==> flow/design.v <==
module ram_tester
#(
     parameter AXI_ID           = 0
)
(
     input          clk_i
    ,input          rst_i
    ,input          cfg_awvalid_i
    ,input  [31:0]  cfg_awaddr_i
    ,input          cfg_wvalid_i
    ,input  [31:0]  cfg_wdata_i
    ,input  [3:0]   cfg_wstrb_i
    ,input          cfg_bready_i
    ,input          cfg_arvalid_i
    ,input  [31:0]  cfg_araddr_i
    ,input          cfg_rready_i
    ,input          outport_awready_i
    ,input          outport_wready_i
    ,input          outport_bvalid_i
    ,input  [1:0]   outport_bresp_i
    ,input  [3:0]   outport_bid_i
    ,input          outport_arready_i
    ,input          outport_rvalid_i
    ,input  [31:0]  outport_rdata_i
    ,input  [1:0]   outport_rresp_i
    ,input  [3:0]   outport_rid_i
    ,input          outport_rlast_i
    ,output         cfg_awready_o
    ,output         cfg_wready_o
    ,output         cfg_bvalid_o
    ,output [1:0]   cfg_bresp_o
    ,output         cfg_arready_o
    ,output         cfg_rvalid_o
    ,output [31:0]  cfg_rdata_o
    ,output [1:0]   cfg_rresp_o
    ,output         outport_awvalid_o
    ,output [31:0]  outport_awaddr_o
    ,output [3:0]   outport_awid_o
    ,output [7:0]   outport_awlen_o
    ,output [1:0]   outport_awburst_o
    ,output         outport_wvalid_o
    ,output [31:0]  outport_wdata_o
    ,output [3:0]   outport_wstrb_o
    ,output         outport_wlast_o
    ,output         outport_bready_o
    ,output         outport_arvalid_o
    ,output [31:0]  outport_araddr_o
    ,output [3:0]   outport_arid_o
    ,output [7:0]   outport_arlen_o
    ,output [1:0]   outport_arburst_o
    ,output         outport_rready_o
);
reg awvalid_q;
reg wvalid_q;
wire wr_cmd_accepted_w  = (cfg_awvalid_i && cfg_awready_o) || awvalid_q;
wire wr_data_accepted_w = (cfg_wvalid_i  && cfg_wready_o)  || wvalid_q;
always @ (posedge clk_i or posedge rst_i)
if (rst_i)
    awvalid_q <= 1'b0;
else if (cfg_awvalid_i && cfg_awready_o && !wr_data_accepted_w)
    awvalid_q <= 1'b1;
else if (wr_data_accepted_w)
    awvalid_q <= 1'b0;
always @ (posedge clk_i or posedge rst_i)
if (rst_i)
    wvalid_q <= 1'b0;
else if (cfg_wvalid_i && cfg_wready_o && !wr_cmd_accepted_w)
    wvalid_q <= 1'b1;
else if (wr_cmd_accepted_w)
    wvalid_q <= 1'b0;
reg [7:0] wr_addr_q;
always @ (posedge clk_i or posedge rst_i)
if (rst_i)
    wr_addr_q <= 8'b0;
else if (cfg_awvalid_i && cfg_awready_o)
    wr_addr_q <= cfg_awaddr_i[7:0];
wire [7:0] wr_addr_w = awvalid_q ? wr_addr_q : cfg_awaddr_i[7:0];
reg [31:0] wr_data_q;
always @ (posedge clk_i or posedge rst_i)
if (rst_i)
    wr_data_q <= 32'b0;
else if (cfg_wvalid_i && cfg_wready_o)
    wr_data_q <= cfg_wdata_i;
wire [31:0] wr_data_w = wvalid_q ? wr_data_q : cfg_wdata_i;
wire read_en_w  = cfg_arvalid_i & cfg_arready_o;
wire write_en_w = wr_cmd_accepted_w && wr_data_accepted_w;
assign cfg_arready_o = ~cfg_rvalid_o;
assign cfg_awready_o = ~cfg_bvalid_o && ~cfg_arvalid_i && ~awvalid_q;
assign cfg_wready_o  = ~cfg_bvalid_o && ~cfg_arvalid_i && ~wvalid_q;
reg ram_test_cfg_wr_q;
always @ (posedge clk_i or posedge rst_i)
if (rst_i)
    ram_test_cfg_wr_q <= 1'b0;
else if (write_en_w && (wr_addr_w[7:0] == 8'h0))
    ram_test_cfg_wr_q <= 1'b1;
else
    ram_test_cfg_wr_q <= 1'b0;
reg [3:0]  ram_test_cfg_burst_len_q;
always @ (posedge clk_i or posedge rst_i)
if (rst_i)
    ram_test_cfg_burst_len_q <= 4'd0;
else if (write_en_w && (wr_addr_w[7:0] == 8'h0))
    ram_test_cfg_burst_len_q <= wr_data_w[31:28];
wire [3:0]  ram_test_cfg_burst_len_out_w = ram_test_cfg_burst_len_q;
reg        ram_test_cfg_read_q;
always @ (posedge clk_i or posedge rst_i)
if (rst_i)
    ram_test_cfg_read_q <= 1'd0;
else if (write_en_w && (wr_addr_w[7:0] == 8'h0))
    ram_test_cfg_read_q <= wr_data_w[8:8];
wire        ram_test_cfg_read_out_w = ram_test_cfg_read_q;
reg        ram_test_cfg_rnd_delay_q;
always @ (posedge clk_i or posedge rst_i)
if (rst_i)
    ram_test_cfg_rnd_delay_q <= 1'd0;
else if (write_en_w && (wr_addr_w[7:0] == 8'h0))
    ram_test_cfg_rnd_delay_q <= wr_data_w[7:7];
wire        ram_test_cfg_rnd_delay_out_w = ram_test_cfg_rnd_delay_q;
reg        ram_test_cfg_user_q;
always @ (posedge clk_i or posedge rst_i)
if (rst_i)
    ram_test_cfg_user_q <= 1'd0;
else if (write_en_w && (wr_addr_w[7:0] == 8'h0))
    ram_test_cfg_user_q <= wr_data_w[3:3];
else
    ram_test_cfg_user_q <= 1'd0;
wire        ram_test_cfg_user_out_w = ram_test_cfg_user_q;
reg        ram_test_cfg_incr_q;
always @ (posedge clk_i or posedge rst_i)
if (rst_i)
    ram_test_cfg_incr_q <= 1'd0;
else if (write_en_w && (wr_addr_w[7:0] == 8'h0))
    ram_test_cfg_incr_q <= wr_data_w[2:2];
else
    ram_test_cfg_incr_q <= 1'd0;
wire        ram_test_cfg_incr_out_w = ram_test_cfg_incr_q;
reg        ram_test_cfg_ones_q;
always @ (posedge clk_i or posedge rst_i)
if (rst_i)
    ram_test_cfg_ones_q <= 1'd0;
else if (write_en_w && (wr_addr_w[7:0] == 8'h0))
    ram_test_cfg_ones_q <= wr_data_w[1:1];
else
    ram_test_cfg_ones_q <= 1'd0;
wire        ram_test_cfg_ones_out_w = ram_test_cfg_ones_q;
reg        ram_test_cfg_zero_q;
always @ (posedge clk_i or posedge rst_i)
if (rst_i)
    ram_test_cfg_zero_q <= 1'd0;
else if (write_en_w && (wr_addr_w[7:0] == 8'h0))
    ram_test_cfg_zero_q <= wr_data_w[0:0];
else
    ram_test_cfg_zero_q <= 1'd0;
wire        ram_test_cfg_zero_out_w = ram_test_cfg_zero_q;
reg ram_test_base_wr_q;
always @ (posedge clk_i or posedge rst_i)
if (rst_i)
    ram_test_base_wr_q <= 1'b0;
else if (write_en_w && (wr_addr_w[7:0] == 8'h4))
    ram_test_base_wr_q <= 1'b1;
else
    ram_test_base_wr_q <= 1'b0;
reg [31:0]  ram_test_base_addr_q;
always @ (posedge clk_i or posedge rst_i)
if (rst_i)
    ram_test_base_addr_q <= 32'd0;
else if (write_en_w && (wr_addr_w[7:0] == 8'h4))
    ram_test_base_addr_q <= wr_data_w[31:0];
wire [31:0]  ram_test_base_addr_out_w = ram_test_base_addr_q;
reg ram_test_end_wr_q;
always @ (posedge clk_i or posedge rst_i)
if (rst_i)
    ram_test_end_wr_q <= 1'b0;
else if (write_en_w && (wr_addr_w[7:0] == 8'h8))
    ram_test_end_wr_q <= 1'b1;
else
    ram_test_end_wr_q <= 1'b0;
reg [31:0]  ram_test_end_addr_q;
always @ (posedge clk_i or posedge rst_i)
if (rst_i)
    ram_test_end_addr_q <= 32'd0;
else if (write_en_w && (wr_addr_w[7:0] == 8'h8))
    ram_test_end_addr_q <= wr_data_w[31:0];
wire [31:0]  ram_test_end_addr_out_w = ram_test_end_addr_q;
reg ram_test_sts_wr_q;
always @ (posedge clk_i or posedge rst_i)
if (rst_i)
    ram_test_sts_wr_q <= 1'b0;
else if (write_en_w && (wr_addr_w[7:0] == 8'hc))
    ram_test_sts_wr_q <= 1'b1;
else
    ram_test_sts_wr_q <= 1'b0;
reg ram_test_current_wr_q;
always @ (posedge clk_i or posedge rst_i)
if (rst_i)
    ram_test_current_wr_q <= 1'b0;
else if (write_en_w && (wr_addr_w[7:0] == 8'h10))
    ram_test_current_wr_q <= 1'b1;
else
    ram_test_current_wr_q <= 1'b0;
reg ram_test_write_wr_q;
always @ (posedge clk_i or posedge rst_i)
if (rst_i)
    ram_test_write_wr_q <= 1'b0;
else if (write_en_w && (wr_addr_w[7:0] == 8'h14))
    ram_test_write_wr_q <= 1'b1;
else
    ram_test_write_wr_q <= 1'b0;
reg [31:0]  ram_test_write_pattern_q;
always @ (posedge clk_i or posedge rst_i)
if (rst_i)
    ram_test_write_pattern_q <= 32'd0;
else if (write_en_w && (wr_addr_w[7:0] == 8'h14))
    ram_test_write_pattern_q <= wr_data_w[31:0];
wire [31:0]  ram_test_write_pattern_out_w = ram_test_write_pattern_q;
reg ram_test_time_wr_q;
always @ (posedge clk_i or posedge rst_i)
if (rst_i)
    ram_test_time_wr_q <= 1'b0;
else if (write_en_w && (wr_addr_w[7:0] == 8'h18))
    ram_test_time_wr_q <= 1'b1;
else
    ram_test_time_wr_q <= 1'b0;
reg ram_test_errors_wr_q;
always @ (posedge clk_i or posedge rst_i)
if (rst_i)
    ram_test_errors_wr_q <= 1'b0;
else if (write_en_w && (wr_addr_w[7:0] == 8'h1c))
    ram_test_errors_wr_q <= 1'b1;
else
    ram_test_errors_wr_q <= 1'b0;
reg ram_test_last_wr_q;
always @ (posedge clk_i or posedge rst_i)
if (rst_i)
    ram_test_last_wr_q <= 1'b0;
else if (write_en_w && (wr_addr_w[7:0] == 8'h20))
    ram_test_last_wr_q <= 1'b1;
else
    ram_test_last_wr_q <= 1'b0;
wire        ram_test_sts_busy_in_w;
wire [31:0]  ram_test_current_addr_in_w;
wire [31:0]  ram_test_time_cycles_in_w;
wire [31:0]  ram_test_errors_count_in_w;
wire [31:0]  ram_test_last_rd_data_in_w;
reg [31:0] data_r;
always @ *
begin
    data_r = 32'b0;
    case (cfg_araddr_i[7:0])
    8'h0:
    begin
        data_r[31:28] = ram_test_cfg_burst_len_q;
        data_r[8:8] = ram_test_cfg_read_q;
        data_r[7:7] = ram_test_cfg_rnd_delay_q;
    end
    8'h4:
    begin
        data_r[31:0] = ram_test_base_addr_q;
    end
    8'h8:
    begin
        data_r[31:0] = ram_test_end_addr_q;
    end
    8'hc:
    begin
        data_r[0:0] = ram_test_sts_busy_in_w;
    end
    8'h10:
    begin
        data_r[31:0] = ram_test_current_addr_in_w;
    end
    8'h14:
    begin
        data_r[31:0] = ram_test_write_pattern_q;
    end
    8'h18:
    begin
        data_r[31:0] = ram_test_time_cycles_in_w;
    end
    8'h1c:
    begin
        data_r[31:0] = ram_test_errors_count_in_w;
    end
    8'h20:
    begin
        data_r[31:0] = ram_test_last_rd_data_in_w;
    end
    default :
        data_r = 32'b0;
    endcase
end
reg rvalid_q;
always @ (posedge clk_i or posedge rst_i)
if (rst_i)
    rvalid_q <= 1'b0;
else if (read_en_w)
    rvalid_q <= 1'b1;
else if (cfg_rready_i)
    rvalid_q <= 1'b0;
assign cfg_rvalid_o = rvalid_q;
reg [31:0] rd_data_q;
always @ (posedge clk_i or posedge rst_i)
if (rst_i)
    rd_data_q <= 32'b0;
else if (!cfg_rvalid_o || cfg_rready_i)
    rd_data_q <= data_r;
assign cfg_rdata_o = rd_data_q;
assign cfg_rresp_o = 2'b0;
reg bvalid_q;
always @ (posedge clk_i or posedge rst_i)
if (rst_i)
    bvalid_q <= 1'b0;
else if (write_en_w)
    bvalid_q <= 1'b1;
else if (cfg_bready_i)
    bvalid_q <= 1'b0;
assign cfg_bvalid_o = bvalid_q;
assign cfg_bresp_o  = 2'b0;
wire [31:0] buffer_base_w     = {ram_test_base_addr_out_w[31:2], 2'b0};
wire [31:0] buffer_end_w      = {ram_test_end_addr_out_w[31:2],  2'b0};
wire [31:0] user_data_w       = ram_test_write_pattern_out_w;
wire        cfg_zero_w        = ram_test_cfg_zero_out_w;
wire        cfg_ones_w        = ram_test_cfg_ones_out_w;
wire        cfg_incr_w        = ram_test_cfg_incr_out_w;
wire        cfg_user_w        = ram_test_cfg_user_out_w;
wire        cfg_dly_w         = ram_test_cfg_rnd_delay_out_w;
wire        cfg_read_w        = ram_test_cfg_read_out_w;
wire        awvalid_w;
wire        arvalid_w;
wire [31:0] axaddr_w;
wire [7:0]  axlen_w;
wire        wvalid_w;
wire [31:0] wdata_w;
wire [3:0]  wstrb_w;
wire        wlast_w;
wire        accept_w;
reg [31:0]  current_addr_q;
reg [31:0]  outstanding_q;
reg         burst_q;
reg [7:0]   burst_cnt_q;
localparam STATE_W          = 3;
localparam STATE_IDLE       = 3'd0;
localparam STATE_ZERO       = 3'd1;
localparam STATE_ONES       = 3'd2;
localparam STATE_INCR       = 3'd3;
localparam STATE_USER       = 3'd4;
localparam STATE_WAIT       = 3'd5;
reg [STATE_W-1:0] state_q;
reg [STATE_W-1:0] next_state_r;
always @ *
begin
    next_state_r = state_q;
    case (state_q)
    STATE_IDLE :
    begin
        if (cfg_zero_w)
            next_state_r  = STATE_ZERO;
        else if (cfg_ones_w)
            next_state_r  = STATE_ONES;
        else if (cfg_incr_w)
            next_state_r  = STATE_INCR;
        else if (cfg_user_w)
            next_state_r  = STATE_USER;
    end
    STATE_ZERO, STATE_ONES, STATE_INCR, STATE_USER:
    begin
        if (current_addr_q == buffer_end_w && !burst_q)
            next_state_r = STATE_WAIT;
    end
    STATE_WAIT:
    begin
        if (outstanding_q == 32'd0)
            next_state_r = STATE_IDLE;
    end
    default :
       ;
    endcase
end
always @ (posedge clk_i or posedge rst_i)
if (rst_i)
    state_q <= STATE_IDLE;
else
    state_q <= next_state_r;
wire [3:0] rand_w;
ram_lfsr
#(
    .BITS(4),
    .N(16),
    .POLYNOMIAL(16'h8810)
)
u_rand
(
    .clk_i(clk_i),
    .rst_i(rst_i),
    .random_o(rand_w)
);
reg [31:0]  outstanding_r;
always @ *
begin
    outstanding_r = outstanding_q;
    if ((arvalid_w || awvalid_w) && accept_w)
        outstanding_r = outstanding_r + 32'd1;
    if (outport_bvalid_i && outport_bready_o)
        outstanding_r = outstanding_r - 32'd1;
    else if (outport_rvalid_i && outport_rlast_i && outport_rready_o)
        outstanding_r = outstanding_r - 32'd1;
end
always @ (posedge clk_i or posedge rst_i)
if (rst_i) 
    outstanding_q <= 32'b0;
else
    outstanding_q <= outstanding_r;
reg [3:0] delay_q;
always @ (posedge clk_i or posedge rst_i)
if (rst_i) 
    delay_q <= 4'b0;
else if ((awvalid_w || arvalid_w || wvalid_w) && accept_w)
    delay_q <= rand_w;
else if (delay_q != 4'b0)
    delay_q <= delay_q - 4'd1;
wire valid_w = (!cfg_dly_w || delay_q == 4'b0) &&
               (current_addr_q != buffer_end_w || burst_q) &&
               (state_q != STATE_IDLE && state_q != STATE_WAIT);
reg [7:0]   burst_length_r;
wire [31:0] remaining_w    = buffer_end_w - current_addr_q - 32'd4;
wire [31:0] remain_words_w = {2'b0, remaining_w[31:2]};
wire [31:0] max_words_w    = {28'b0, ram_test_cfg_burst_len_out_w};
always @ *
begin
    burst_length_r = 8'b0;
    if (remain_words_w > max_words_w)
        burst_length_r = max_words_w[7:0];
    else if (remain_words_w[7:0] == 8'd1 || 
             remain_words_w[7:0] == 8'd3 ||
             remain_words_w[7:0] == 8'd7)
        burst_length_r = remain_words_w[7:0];
end
wire [31:0] length_bytes_w = {22'b0, burst_length_r + 8'd1, 2'b0};
assign axlen_w = burst_length_r;
always @ (posedge clk_i or posedge rst_i)
if (rst_i) 
    burst_q <= 1'b0;
else if (awvalid_w && accept_w && axlen_w != 8'b0)
    burst_q <= 1'b1;
else if (wvalid_w && accept_w && burst_cnt_q == 8'b0)
    burst_q <= 1'b0;
always @ (posedge clk_i or posedge rst_i)
if (rst_i) 
    burst_cnt_q <= 8'b0;
else if (awvalid_w && accept_w)
    burst_cnt_q <= axlen_w - 8'd1;
else if (wvalid_w && accept_w)
    burst_cnt_q <= burst_cnt_q - 8'd1;
always @ (posedge clk_i or posedge rst_i)
if (rst_i) 
    current_addr_q <= 32'b0;
else if ((state_q == STATE_IDLE) && (next_state_r != STATE_IDLE))
    current_addr_q <= buffer_base_w;
else if (state_q != STATE_IDLE && (awvalid_w || arvalid_w) && accept_w)
    current_addr_q <= {current_addr_q[31:2], 2'b0} + length_bytes_w;
assign awvalid_w                  = valid_w & ~burst_q & ~cfg_read_w;
assign arvalid_w                  = valid_w & cfg_read_w;
assign axaddr_w                   = current_addr_q;
assign ram_test_current_addr_in_w = current_addr_q;
reg [31:0] write_data_q;
reg        cfg_inc_q;
always @ (posedge clk_i or posedge rst_i)
if (rst_i) 
    cfg_inc_q <= 1'b0;
else if (state_q == STATE_IDLE && next_state_r == STATE_INCR)
    cfg_inc_q <= 1'b1;
else if (state_q == STATE_IDLE)
    cfg_inc_q <= 1'b0;
always @ (posedge clk_i or posedge rst_i)
if (rst_i) 
    write_data_q <= 32'b0;
else if ((state_q == STATE_IDLE) && (next_state_r != STATE_IDLE))
begin
    if (next_state_r == STATE_ONES)
        write_data_q <= 32'hFFFFFFFF;
    else if (next_state_r == STATE_INCR)
        write_data_q <= 32'h33221100;
    else if (next_state_r == STATE_USER)
        write_data_q <= user_data_w;
    else
        write_data_q <= 32'b0;
end
else if (cfg_inc_q && wvalid_w && accept_w)
    write_data_q <= write_data_q + 32'h44444444;
else if (cfg_inc_q && outport_rvalid_i && outport_rready_o)
    write_data_q <= write_data_q + 32'h44444444;
assign wvalid_w = (burst_q | awvalid_w) & valid_w;
assign wdata_w  = write_data_q;
assign wstrb_w  = 4'hF;
assign wlast_w  = burst_q ? (burst_cnt_q == 8'd0) : (axlen_w == 8'd0);
reg [31:0] error_count_q;
always @ (posedge clk_i or posedge rst_i)
if (rst_i) 
    error_count_q <= 32'b0;
else if ((state_q == STATE_IDLE) && (next_state_r != STATE_IDLE))
    error_count_q <= 32'b0;
else if (outport_rvalid_i && outport_rready_o && outport_rdata_i != write_data_q)
    error_count_q <= error_count_q + 32'd1;
assign ram_test_errors_count_in_w = error_count_q;
reg [31:0] last_data_q;
always @ (posedge clk_i or posedge rst_i)
if (rst_i) 
    last_data_q <= 32'b0;
else if ((state_q == STATE_IDLE) && (next_state_r != STATE_IDLE))
    last_data_q <= 32'b0;
else if (outport_rvalid_i && outport_rready_o)
    last_data_q <= outport_rdata_i;
assign ram_test_last_rd_data_in_w = last_data_q;
reg [31:0] cycles_q;
always @ (posedge clk_i or posedge rst_i)
if (rst_i) 
    cycles_q <= 32'b0;
else if ((state_q == STATE_IDLE) && (next_state_r != STATE_IDLE))
    cycles_q <= 32'b0;
else if (state_q != STATE_IDLE)
    cycles_q <= cycles_q + 32'd1;
assign ram_test_time_cycles_in_w = cycles_q - 32'd2;  
wire        axi_valid_w;
wire        axi_awvalid_w;
wire        axi_arvalid_w;
wire        axi_wvalid_w;
wire        axi_pop_w;
generic_fifo
#(
     .WIDTH(1+1+32+8+1+32+4+1)
    ,.DEPTH(8)
    ,.ADDR_W(3)
)
u_request
(
     .clk_i(clk_i)
    ,.rst_i(rst_i)
    ,.push_i(awvalid_w | arvalid_w | wvalid_w)
    ,.data_in_i({awvalid_w, arvalid_w, axaddr_w, axlen_w, wvalid_w, wdata_w, wstrb_w, wlast_w})
    ,.accept_o(accept_w)
    ,.valid_o(axi_valid_w)
    ,.data_out_o({axi_awvalid_w, axi_arvalid_w, outport_awaddr_o, outport_awlen_o, 
                  axi_wvalid_w, outport_wdata_o, outport_wstrb_o, outport_wlast_o})
    ,.pop_i(axi_pop_w)
);
reg axi_awvalid_q;
reg axi_wvalid_q;
always @ (posedge clk_i or posedge rst_i)
if (rst_i) 
    axi_awvalid_q <= 1'b0;
else if (outport_awvalid_o && outport_awready_i && (outport_wvalid_o && !outport_wready_i))
    axi_awvalid_q <= 1'b1;
else if (axi_pop_w)
    axi_awvalid_q <= 1'b0;
always @ (posedge clk_i or posedge rst_i)
if (rst_i) 
    axi_wvalid_q <= 1'b0;
else if (outport_wvalid_o && outport_wready_i && (outport_awvalid_o && !outport_awready_i))
    axi_wvalid_q <= 1'b1;
else if (axi_pop_w)
    axi_wvalid_q <= 1'b0;
assign outport_awvalid_o = axi_valid_w & axi_awvalid_w & ~axi_awvalid_q;
assign outport_awid_o    = AXI_ID;
assign outport_awburst_o = 2'b01;
assign outport_wvalid_o  = axi_valid_w & axi_wvalid_w  & ~axi_wvalid_q;
assign outport_bready_o  = 1'b1;
assign outport_arvalid_o = axi_valid_w & axi_arvalid_w;
assign outport_arid_o    = AXI_ID;
assign outport_araddr_o  = outport_awaddr_o;
assign outport_arlen_o   = outport_awlen_o;
assign outport_arburst_o = outport_awburst_o;
assign outport_rready_o  = 1'b1;
assign axi_pop_w = (outport_arvalid_o   && outport_arready_i) ||
                   (((outport_awvalid_o && outport_awready_i) || axi_awvalid_q || !axi_awvalid_w) &&
                    ((outport_wvalid_o  && outport_wready_i)  || axi_wvalid_q || !axi_wvalid_w) && !axi_arvalid_w);
assign ram_test_sts_busy_in_w = (state_q != STATE_IDLE);
endmodule
module ram_lfsr
#(
  parameter POLYNOMIAL = 4'h9,
  parameter N          = 4,
  parameter BITS       = 4
)
(
  input  clk_i,
  input  rst_i,
  output [BITS-1:0] random_o
);
reg [N-1:0] data_q;
reg [N-1:0] data_next_r;
reg         feedback_r;
integer i;
always @* 
begin
  data_next_r = data_q;
  for (i=0; i<BITS; i=i+1)
  begin
    feedback_r  = ^( POLYNOMIAL & data_next_r);
    data_next_r = {data_next_r[N-2:0], ~feedback_r};
  end
end
always @ (posedge clk_i or posedge rst_i)
if (rst_i) 
    data_q <= 'b0;
else
    data_q <= data_next_r;
assign random_o = data_q[N-1:N-BITS];
endmodule
module generic_fifo
#(
    parameter WIDTH   = 8,
    parameter DEPTH   = 4,
    parameter ADDR_W  = 2
)
(
     input               clk_i
    ,input               rst_i
    ,input  [WIDTH-1:0]  data_in_i
    ,input               push_i
    ,input               pop_i
    ,output [WIDTH-1:0]  data_out_o
    ,output              accept_o
    ,output              valid_o
);
localparam COUNT_W = ADDR_W + 1;
reg [WIDTH-1:0]   ram_q[DEPTH-1:0];
reg [ADDR_W-1:0]  rd_ptr_q;
reg [ADDR_W-1:0]  wr_ptr_q;
reg [COUNT_W-1:0] count_q;
always @ (posedge clk_i or posedge rst_i)
if (rst_i)
begin
    count_q   <= {(COUNT_W) {1'b0}};
    rd_ptr_q  <= {(ADDR_W) {1'b0}};
    wr_ptr_q  <= {(ADDR_W) {1'b0}};
end
else
begin
    if (push_i & accept_o)
    begin
        ram_q[wr_ptr_q] <= data_in_i;
        wr_ptr_q        <= wr_ptr_q + 1;
    end
    if (pop_i & valid_o)
        rd_ptr_q      <= rd_ptr_q + 1;
    if ((push_i & accept_o) & ~(pop_i & valid_o))
        count_q <= count_q + 1;
    else if (~(push_i & accept_o) & (pop_i & valid_o))
        count_q <= count_q - 1;
end
/*verilator lint_off WIDTH*/
assign valid_o       = (count_q != 0);
assign accept_o      = (count_q != DEPTH);
/*verilator lint_on WIDTH*/
assign data_out_o    = ram_q[rd_ptr_q];
endmodule
Tool chain data of ram_tester
What the tools print for ram_tester, step after step. Line numbers count from 1 in the design file above. Operators carry their Yosys type and port widths (W data, S select, Z words). Cell names lack the library's common part. The mark - stands for no value.

Top: ram_tester. Clock: clk_i. Standard-cell library: sky130hd. Corner: tt_025C_1v80.

Word-level counts
Counts by Yosys on the flattened word-level netlist (proc, flatten, opt, wreduce). Print and check cells are left out. Cells with the same type and inputs are merged into one.

The figure for $add $sub $neg is 17. For order comparisons the number is 1. Under eq/ne operators stands 41. Muxes and demuxes: 61. Under bitwise gates (word level) stands 33. Under reduce/logical cells stands 107.

Operators by type and width (number): $pmux W80 S8 (1); $mux W32 (18); $pmux W19 S7 (1); $add A32 B1 Y32 const B (3); $reduce_xor A16 Y1 (4); $ne A32 B32 Y1 (2); $pmux W6 S7 (1); $logic_and A1 B1 Y1 (40); $eq A8 B5 Y1 const B (5); $mux W8 (5); $eq A3 B3 Y1 const B (11); $sub A32 B1 Y32 const B (1); $add A32 B10 Y32 (1); $sub A32 B2 Y32 const B (1); $sub A32 B3 Y32 const B (1); $add A32 B31 Y32 const B (1); $sub A32 B32 Y32 (1); $eq A32 B32 Y1 (1); $logic_not A32 Y1 (1); $logic_not A8 Y1 (4); $pmux W4 S8 (1); $reduce_bool A2 Y1 (15); $gt A30 B4 Y1 (1); $eq A3 B2 Y1 const B (8); $reduce_and A3 Y1 (8); $eq A8 B3 Y1 const B (3); $eq A8 B4 Y1 const B (3); $pmux W1 S8 (3).

Other operator kinds: 26; their cells: 115.

Register bits after elaboration: 1027. Under output and inout bits stands 175. For word-level cells the number is 302.

Depth
Longest topological path by Yosys (ltp), each cell counted once; first at word level (registers and memories cut), then after technology mapping (sequential cells cut; the memories' decode and read muxes count).

Under depth in word-level cells stands 14. For ABC_AREA the number is 0. For mapped depth the number is 31.

Mapped cells and area
Source: synth_stat.txt of the flow (Yosys; design flattened, memories mapped). It holds for the ABC_AREA given above (unset counts as 0); a run with the other value may have another netlist. Totals and module areas in this step are rounded.

Cells by type: edfxtp_1 (number 592, area in all 1.78E+04 sq um); dfrtp_1 (number 417, area in all 1.04E+04 sq um); mux2_2 (number 178, area in all 2E+03 sq um); nor2_1 (number 377, area in all 1.42E+03 sq um); nand2_1 (number 364, area in all 1366.31 sq um); a21oi_1 (number 253, area in all 1.27E+03 sq um); ha_1 (number 98, area in all 1.23E+03 sq um); a222oi_1 (number 119, area in all 1.19E+03 sq um); xor2_1 (number 119, area in all 1042.25 sq um); mux2i_1 (number 82, area in all 820.787 sq um); xnor2_1 (number 92, area in all 805.773 sq um); clkbuf_1 (number 193, area in all 724.445 sq um); o21ai_0 (number 142, area in all 710.682 sq um); a41oi_1 (number 68, area in all 595.571 sq um); inv_1 (number 154, area in all 578.054 sq um); buf_4 (number 66, area in all 495.475 sq um); nand3_1 (number 98, area in all 490.47 sq um); nor3_1 (number 81, area in all 405.389 sq um).

Other cell types: 66; their cells: 569.

The figure for cell count is 4062. For chip area (Yosys) the number is 47300 sq um. The entry for area of sequential cells reads 28200 sq um. For mapped flip-flops the number is 1009. Buffer cells: 307.

By module: a second synthesis without flattening, with its own total; a netlist apart from the flattened one above.

Under cell total of the unflattened synthesis stands 4143. The entry for area total of the unflattened synthesis reads 49600 sq um.

Rows give one instance, submodules left out.

Modules: generic_fifo (times used 1, cells 1351, area 24600 sq um, sequential area 19500 sq um); ram_tester (times used 1, cells 2771, area 24500 sq um, sequential area 9780 sq um); ram_lfsr (times used 1, cells 21, area 494 sq um, sequential area 400 sq um).

Path before layout
OpenSTA on the mapped netlist: ideal clock, no wires. The path of least setup slack (recovery checks aside). Input and output delay are each 20% of the period. Register names are those of the netlist, which keeps one name where synthesis merged equal registers.

Path type: reg-to-reg. From: register current_addr_q[2]. To: register current_addr_q[30]. Period: 10.0 ns. Under library setup time stands 0.094 ns. Under launch time at the first pin stands 0.000 ns. The entry for data arrival time reads 6.552 ns. The figure for required time is 9.906 ns. Under path slack stands 3.354 ns. The figure for path delay is 6.646 ns. For stages on the path the number is 28. For buffers on the path the number is 1. The figure for synthesis period reached is 6.646 ns.

"path delay" = arrival - input delay + setup time. "stages on the path" counts driving pins, that of a launching flip-flop among them; a cell with two outputs on the path counts twice. "synthesis period reached" is the clock period less the worst setup slack; recovery checks do not enter. This is arithmetic on one report: input and output delays are still those of the set period (20% each). Between the ends stands the longest chain of elaborated cells between them, by number of cells; it is not shown to be the way that was timed. Of several equally long chains one is given. A line is the first line of the expression or statement that the cell stems from. Yosys adds cells for indexed reads and writes and turns some case tables into memories. A register here has more assigning lines than the two given.

Cells stage by stage: dfrtp_1 > ha_1 > inv_1 > fa_1 > a21o_1 > a221oi_2 > nor2_1 > nor3_1 > o211ai_1 > a2111o_1 > or4_1 > nor4b_2 > buf_6 > mux2i_1 > ha_1 > inv_1 > fa_1 > nor2b_1 > o21ai_0 > a21oi_1 > o21ai_0 > a21oi_1 > o21ai_0 > a211oi_1 > nand3_1 > nor2_1 > nor3_1 > a211oi_1. The entry for cells in the longest elaborated chain reads 11.

Ends and longest elaborated chain, post-synthesis: start: declaration (RTL line 337) `reg [31:0]  current_addr_q;`; start: assignment (RTL line 458) `current_addr_q <= buffer_base_w;`; start: assignment (RTL line 460) `current_addr_q <= {current_addr_q[31:2], 2'b0} + length_bytes_w;`; $sub A32 B32 Y32 (RTL line 425) `wire [31:0] remaining_w    = buffer_end_w - current_addr_q - 32'd4;`; $sub A32 B3 Y32 (RTL line 425); $eq A8 B1 Y1 (RTL line 433) `else if (remain_words_w[7:0] == 8'd1 ||`; $logic_or A1 B1 Y1 x2 (RTL line 433); $mux W8 (RTL line 433); $mux W8 (RTL line 431) `if (remain_words_w > max_words_w)`; $add A8 B1 Y8 (RTL line 438) `wire [31:0] length_bytes_w = {22'b0, burst_length_r + 8'd1, 2'b0};`; $add A32 B10 Y32 (RTL line 460); $mux W32 (RTL line 459) `else if (state_q != STATE_IDLE && (awvalid_w || arvalid_w) && accept_w)`; $mux W32 (RTL line 457) `else if ((state_q == STATE_IDLE) && (next_state_r != STATE_IDLE))`; end: assignment (RTL line 458); end: assignment (RTL line 460); end: declaration (RTL line 337).

Worst path after layout
Path of least setup slack in the final report of run B (OpenROAD, finished layout, wires in). Where an end is a register, its clock arrival counts in the times.

Path type: reg-to-reg. From: register current_addr_q[7]. To: register current_addr_q[30]. Period: 8.96 ns. Under library setup time stands 0.10 ns. Under launch time at the first pin stands 0.70 ns. The entry for data arrival time reads 8.27 ns. The figure for required time is 9.55 ns. Under path slack stands 1.28 ns. For stages on the path the number is 28. For buffers on the path the number is 1.

Between the ends stands the longest chain of elaborated cells between them, by number of cells; it is not shown to be the way that was timed. Of several equally long chains one is given. A register here has more assigning lines than the two given.

Cells stage by stage: dfrtp_1 > ha_1 > inv_1 > ha_1 > and3_1 > a221oi_4 > nor2_1 > nor3_1 > o211ai_1 > a2111o_1 > or4_1 > nor4b_4 > buf_4 > mux2i_2 > ha_1 > inv_1 > fa_1 > nor2b_1 > o21ai_0 > a21oi_1 > o21ai_0 > a21oi_1 > o21ai_0 > a211oi_2 > nand3_2 > nor2_1 > nor3_1 > a211oi_1. The entry for cells in the longest elaborated chain reads 11.

Ends and longest elaborated chain, after layout: start: declaration (RTL line 337) `reg [31:0]  current_addr_q;`; start: assignment (RTL line 458) `current_addr_q <= buffer_base_w;`; start: assignment (RTL line 460) `current_addr_q <= {current_addr_q[31:2], 2'b0} + length_bytes_w;`; $sub A32 B32 Y32 (RTL line 425) `wire [31:0] remaining_w    = buffer_end_w - current_addr_q - 32'd4;`; $sub A32 B3 Y32 (RTL line 425); $eq A8 B1 Y1 (RTL line 433) `else if (remain_words_w[7:0] == 8'd1 ||`; $logic_or A1 B1 Y1 x2 (RTL line 433); $mux W8 (RTL line 433); $mux W8 (RTL line 431) `if (remain_words_w > max_words_w)`; $add A8 B1 Y8 (RTL line 438) `wire [31:0] length_bytes_w = {22'b0, burst_length_r + 8'd1, 2'b0};`; $add A32 B10 Y32 (RTL line 460); $mux W32 (RTL line 459) `else if (state_q != STATE_IDLE && (awvalid_w || arvalid_w) && accept_w)`; $mux W32 (RTL line 457) `else if ((state_q == STATE_IDLE) && (next_state_r != STATE_IDLE))`; end: assignment (RTL line 458); end: assignment (RTL line 460); end: declaration (RTL line 337).

Hand-over note for ram_tester

Module ram_tester, platform sky130hd: 5 stored runs of the flow (Yosys, OpenROAD) with differing settings, in no particular order. Input and output delays are each 20% of the period that was set; the output load is 0.01 pF. "power" rests on the timing tool's default activity at the inputs, not on a simulated workload. Measured values are rounded.

Run A has these settings: CELL_PAD_IN_SITES_GLOBAL_PLACEMENT 2; CORE_ASPECT_RATIO 1.3; CORE_MARGIN 2; CORE_UTILIZATION 68; CTS_CLUSTER_DIAMETER 73; GPL_TIMING_DRIVEN 0; MAX_ROUTING_LAYER met5; MIN_ROUTING_LAYER met1; PLACE_DENSITY 0.42; SLEW_MARGIN 40; period_ns 12.7; CAP_MARGIN 20. Outcome: stopped before the end: placement reported GPL-0301.

Run B has these settings: CORE_UTILIZATION 40; SETUP_SLACK_MARGIN 0.8; period_ns 8.96; CAP_MARGIN 20; CORE_MARGIN 2; SLEW_MARGIN 20. For the netlist area reported by Yosys the run shows 47300 sq um. The die area reads 121000 sq um. The standard-cell area of the final layout stands at 54600 sq um. The final utilization comes to 46.4 %. The worst slack on setup checks is 1.28 ns. The total negative slack stands at 0.000 ns. The lowest hold slack stands at 0.328 ns. For the power the run shows 0.0199 W.

Run C has these settings: ABC_AREA 0; CORE_ASPECT_RATIO 0.53; CORE_MARGIN 9; CORE_UTILIZATION 45; GPL_ROUTABILITY_DRIVEN 1; GPL_TIMING_DRIVEN 1; MIN_ROUTING_LAYER met1; PLACE_DENSITY_LB_ADDON 0.16; SLEW_MARGIN 35; period_ns 5.63; CAP_MARGIN 20. For the netlist area reported by Yosys the run shows 47300 sq um. The die area reads 118000 sq um. The standard-cell area of the final layout stands at 57700 sq um. The final utilization comes to 55.5 %. The worst slack on setup checks is -0.712 ns. The total negative slack stands at -14.6 ns. The lowest hold slack stands at 0.352 ns. For the power the run shows 0.035 W.

Run D has these settings: ABC_AREA 0; CELL_PAD_IN_SITES_DETAIL_PLACEMENT 2; CELL_PAD_IN_SITES_GLOBAL_PLACEMENT 1; CORE_ASPECT_RATIO 1.67; CORE_UTILIZATION 37; CTS_CLUSTER_DIAMETER 340; GPL_ROUTABILITY_DRIVEN 1; GPL_TIMING_DRIVEN 0; MIN_ROUTING_LAYER met1; PLACE_DENSITY 0.68; period_ns 6.02; CAP_MARGIN 20; CORE_MARGIN 2; SLEW_MARGIN 20. For the netlist area reported by Yosys the run shows 47300 sq um. The die area reads 131000 sq um. The standard-cell area of the final layout stands at 58600 sq um. The final utilization comes to 46.2 %. The worst slack on setup checks is -1.40 ns. The total negative slack stands at -32.3 ns. The lowest hold slack stands at 0.348 ns. For the power the run shows 0.0357 W.

Run E has these settings: CAP_MARGIN 20; CORE_UTILIZATION 40; CTS_CLUSTER_DIAMETER 228; GPL_TIMING_DRIVEN 0; MAX_ROUTING_LAYER met4; SETUP_SLACK_MARGIN 2.12; period_ns 10.0; CORE_MARGIN 2; SLEW_MARGIN 20. For the netlist area reported by Yosys the run shows 47300 sq um. The die area reads 121000 sq um. The standard-cell area of the final layout stands at 56100 sq um. The final utilization comes to 47.6 %. The worst slack on setup checks is 2.37 ns. The total negative slack stands at 0.000 ns. The lowest hold slack stands at 0.343 ns. For the power the run shows 0.0184 W.

End of note.
